==> flow/design.v <==
`timescale 1ns / 1ps
module Lowpass(input clk, input rst, input en, input [15:0] in, output [15:0] out);
	reg [15:0] ff [31:0];
	assign out = en ? ( ff[0] + ff[1] + ff[2]+ ff[3]+ ff[4]+ ff[5]+ ff[6]+ ff[7]+ ff[8]+ ff[9]+ ff[10]+ ff[11]+ ff[12]+ ff[13]+ ff[14]+
	ff[15]+ ff[16]+ ff[17]+ ff[18]+ ff[19]+ ff[20]+ ff[21]+ ff[22]+ ff[23]+ ff[24]+ ff[25]+ ff[26]+ ff[27]+ ff[28]+ ff[29]+ ff[30]+ ff[31]) >> 6 : 16'b0;
	integer i, j;
	always@(posedge clk or posedge rst) begin
		if(rst)
			for(i = 0; i < 32; i = i + 1)
				ff[i] <= 16'b0;
		else if(en) begin
			ff[0] <= in;
			for(i = 1; i < 32; i = i + 1)
				ff[i] <= ff[i-1];
		end
	end
endmodule
Tool chain data of Lowpass
The steps from the RTL of Lowpass to its reports follow in flow order.
Lines are those of the file above, counted from 1.
Operators: Yosys type, input widths -> output width; for muxes data width and select width s.
Cell names lack the library's common part.
{ "inputs": {"design": "Lowpass", "clock_port": "clk", "cell_library": "sky130hd", "lib_corner": "tt_025C_1v80"} }

Word level
Source: Yosys, flattened and elaborated. Widths are those after wreduce; folded enables and synchronous resets count as part of the registers. Registers that Yosys merges into a memory's read port (data or address) are not register bits. Print and check cells do not count. Equal cells are merged and count once.
{ "word_totals": {"inputBits": 19, "mem_count": 0, "regBits": 512, "latch_bits": 0, "romBits": 0, "word_cells": 64, "ramBits": 0, "clocked_rd_ports_x_width": 0} }
{ "op_classes": {"n_shift": 0, "reduce_logical": 0, "muxes": 1, "multipliers": 0, "add_sub_neg": 31, "n_div": 0, "logic": 0, "equal": 0, "n_cmp": 0} }
{ "ops": {"columns": ["operator", "n"], "rows": [
  ["$add 16x16->16", 31],
  ["$mux 10", 1]
]} }

Logic depth
Yosys ltp: most cells in a row. Word level: on the elaborated netlist, between registers, memories and ports. Mapped: between sequential cells and ports; inverters and the memories' decode and read muxes count.
{ "depth": {"ltp_word": 32, "abc_area": 0, "ltp_mapped": 22} }

Synthesis result
The flow's flattened synthesis, as Yosys stat reports it; memories are mapped. The netlist is that of the ABC_AREA named above (0 if unset); the other value can give another one.
{ "mapped": {"flip_flops": 512, "sequential_area_um2": 12812.3, "mapped_area_um2": 30239.0, "buf_cells": 85, "cells": 2418} }
{ "types": {"columns": ["type", "n", "area_total_um2"], "rows": [
  ["dfrtp_1", 512, 1.28E+04],
  ["fa_1", 422, 8.45E+03],
  ["mux2_2", 320, 3.6E+03],
  ["inv_1", 566, 2.12E+03],
  ["o21ai_0", 161, 805.773],
  ["nand2_1", 191, 716.938],
  ["xnor2_1", 52, 455.437],
  ["ha_1", 29, 362.848],
  ["clkbuf_1", 77, 289.027],
  ["o21ai_1", 30, 150.144],
  ["xnor3_1", 4, 90.086],
  ["xor2_1", 7, 61.309],
  ["and2_1", 8, 50.048],
  ["buf_4", 6, 45.043],
  ["a21o_1", 5, 37.536],
  ["a21oi_1", 5, 25.024],
  ["mux2_1", 2, 22.522],
  ["a31oi_1", 3, 18.768]
]} }
Not listed: further types 12, cells in them 18.

Worst setup path after synthesis
Path of least setup slack by OpenSTA after synthesis, without wires, with an ideal clock, recovery checks aside; 20% of the period is set as input and as output delay. Where synthesis merged equal registers, the netlist keeps one of their names.
{ "synth_timing": {"path_kind": "register to output", "start": "reg ff[21][2]", "end": "out out[6]", "slack_ns": 1.900, "t_first_pin_ns": 0.000, "tclk_ns": 10.0, "required_time_ns": 8.000, "arrival_time_ns": 6.100, "output_delay_ns": 2.000, "path_stages": 23, "delay_ns": 6.100, "period_less_setup_slack_ns": 8.1} }
"delay_ns" is the arrival time less input delay plus setup time.
At an output port there is no setup time.
"path_stages": output pins that drive a net of the path, with the launching flip-flop's if there is one; two outputs of one cell count as two.
"period_less_setup_slack_ns" = period - worst setup slack (recovery checks aside). The figure is calculated, with input and output delays left at 20% of the set period.
The rows between start and end are the longest chain of elaborated cells between them; the timing report does not say that the signal goes this way. Where chains are equally long, one stands for them.
A line is the first line of the expression or statement that the cell stems from. Yosys adds cells for indexed reads and writes and turns some case tables into memories.
{ "synth_via": {"path_cell_list": "dfrtp_1 inv_1 fa_1 inv_1 fa_1 inv_1 fa_1 fa_1 inv_1 fa_1 fa_1 inv_1 fa_1 inv_1 fa_1 ha_1 a41oi_1 o21ai_1 and2_1 a221o_1 a31oi_1 xnor2_1 and2_1", "elab_chain_len": 12, "cone_cells": 12, "cone_classes": "add/sub: 11; mux: 1"} }
{ "synth_rtl": {"columns": ["element", "line", "rtl"], "rows": [
  ["start, declared", 3, "reg [15:0] ff [31:0];"],
  ["start, assigned", 10, "ff[i] <= 16'b0;"],
  ["start, assigned", 14, "ff[i] <= ff[i-1];"],
  ["$add 16x16->16 (11 in a row)", 4, "assign out = en ? ( ff[0] + ff[1] + ff[2]+ ff[3]+ ff[4]+ ff[5]+ ff[6]+ ff[7]+ ff[8]+ ff[9]+ ff[10]+ ff[11]+ ff ..."],
  ["$mux 10", 4, null],
  ["end, declared", 2, "module Lowpass(input clk, input rst, input en, input [15:0] in, output [15:0] out);"]
]} }

Timing after layout
Path of least setup slack in the final report of flow run 1 (OpenROAD, finished layout, wires in). Where an end is a register, its clock arrival counts in the times.
{ "layout_timing": {"path_kind": "register to output", "start": "reg ff[19][3]", "end": "out out[8]", "output_delay_ns": 1.44, "required_time_ns": 5.77, "tclk_ns": 7.21, "arrival_time_ns": 7.80, "t_first_pin_ns": 0.65, "slack_ns": -2.03, "path_stages": 25} }
The rows between start and end are the longest chain of elaborated cells between them; the timing report does not say that the signal goes this way. Where chains are equally long, one stands for them.
{ "layout_via": {"path_cell_list": "dfrtp_1 inv_2 fa_1 inv_2 fa_1 inv_2 fa_1 fa_1 inv_1 fa_1 fa_1 fa_1 inv_1 fa_1 inv_1 ha_1 nand2_1 o21ai_4 and2_4 a221o_4 buf_6 a31oi_4 xnor2_1 and2_1 buf_6", "elab_chain_len": 14, "cone_cells": 14, "cone_classes": "add/sub: 13; mux: 1"} }
{ "layout_rtl": {"columns": ["element", "line", "rtl"], "rows": [
  ["start, declared", 3, "reg [15:0] ff [31:0];"],
  ["start, assigned", 10, "ff[i] <= 16'b0;"],
  ["start, assigned", 14, "ff[i] <= ff[i-1];"],
  ["$add 16x16->16 (13 in a row)", 4, "assign out = en ? ( ff[0] + ff[1] + ff[2]+ ff[3]+ ff[4]+ ff[5]+ ff[6]+ ff[7]+ ff[8]+ ff[9]+ ff[10]+ ff[11]+ ff ..."],
  ["$mux 10", 4, null],
  ["end, declared", 2, "module Lowpass(input clk, input rst, input en, input [15:0] in, output [15:0] out);"]
]} }

Ticket comment

4 stored runs of Lowpass in the flow (synthesis by Yosys, layout by OpenROAD, sky130hd cells), in arbitrary order. Constraints: input delay and output delay 20% of the set period each, output load 0.01 pF.
"achievedPeriod_ns" = clock period - worst setup slack. The figure is calculated, with input and output delays left at 20% of the set period.
"worst_path_time_ns" = time allowed to the worst setup path (clock period - input delay - output delay, where it has them) - its slack; a late launch clock adds to it, a late capture clock takes from it.
[
  {
    "run": "flow run 1",
    "settings": { "CAP_MARGIN": 0, "CELL_PAD_IN_SITES_DETAIL_PLACEMENT": 2, "CELL_PAD_IN_SITES_GLOBAL_PLACEMENT": 1, "CORE_ASPECT_RATIO": 0.63, "GPL_ROUTABILITY_DRIVEN": 0, "PLACE_DENSITY_LB_ADDON": 0.28, "SLEW_MARGIN": 40, "period_ns": 7.21, "CORE_MARGIN": 2, "CORE_UTILIZATION": 40 },
    "results": { "final_util_frac": 0.482, "setup_ws_ns": -2.030, "worst_path_time_ns": 7.80, "timing.worst_path_kind": "register to output", "synthesis_area_um2": 30239.0, "setup_tns_ns": -18.748, "worst_hold_slack_ns": 0.502, "final_cell_area_um2": 35859.4, "total_die_area_um2": 77872.3, "achievedPeriod_ns": 9.240 }
  },
  {
    "run": "flow run 2",
    "settings": { "ABC_AREA": 1, "CELL_PAD_IN_SITES_DETAIL_PLACEMENT": 0, "CELL_PAD_IN_SITES_GLOBAL_PLACEMENT": 2, "CORE_ASPECT_RATIO": 1.1, "CORE_MARGIN": 10, "CORE_UTILIZATION": 27, "GPL_ROUTABILITY_DRIVEN": 1, "GPL_TIMING_DRIVEN": 1, "MAX_ROUTING_LAYER": "met5", "SETUP_SLACK_MARGIN": 1.39, "period_ns": 11.4, "CAP_MARGIN": 20, "SLEW_MARGIN": 20 },
    "results": { "final_util_frac": 0.309, "setup_ws_ns": 1.638, "worst_path_time_ns": 7.48, "timing.worst_path_kind": "register to output", "synthesis_area_um2": 30705.7, "setup_tns_ns": 0.000, "worst_hold_slack_ns": 0.469, "final_cell_area_um2": 34767.1, "total_die_area_um2": 127628.0, "achievedPeriod_ns": 9.762 }
  },
  {
    "run": "flow run 3",
    "settings": { "CORE_MARGIN": 8, "CORE_UTILIZATION": 40, "GPL_TIMING_DRIVEN": 0, "MAX_ROUTING_LAYER": "met4", "SLEW_MARGIN": 30, "period_ns": 10.0, "CAP_MARGIN": 20 },
    "results": { "final_util_frac": 0.454, "setup_ws_ns": 0.289, "worst_path_time_ns": 7.71, "timing.worst_path_kind": "register to output", "synthesis_area_um2": 30239.0, "setup_tns_ns": 0.000, "worst_hold_slack_ns": 0.479, "final_cell_area_um2": 34226.6, "total_die_area_um2": 84651.9, "achievedPeriod_ns": 9.711 }
  },
  {
    "run": "flow run 4",
    "settings": { "CORE_UTILIZATION": 40, "period_ns": 9.66, "CAP_MARGIN": 20, "CORE_MARGIN": 2, "SLEW_MARGIN": 20 },
    "results": { "final_util_frac": 0.447, "setup_ws_ns": 0.338, "worst_path_time_ns": 7.39, "timing.worst_path_kind": "register to output", "synthesis_area_um2": 30239.0, "setup_tns_ns": 0.000, "worst_hold_slack_ns": 0.484, "final_cell_area_um2": 33387.0, "total_die_area_um2": 77813.1, "achievedPeriod_ns": 9.322 }
  }
]
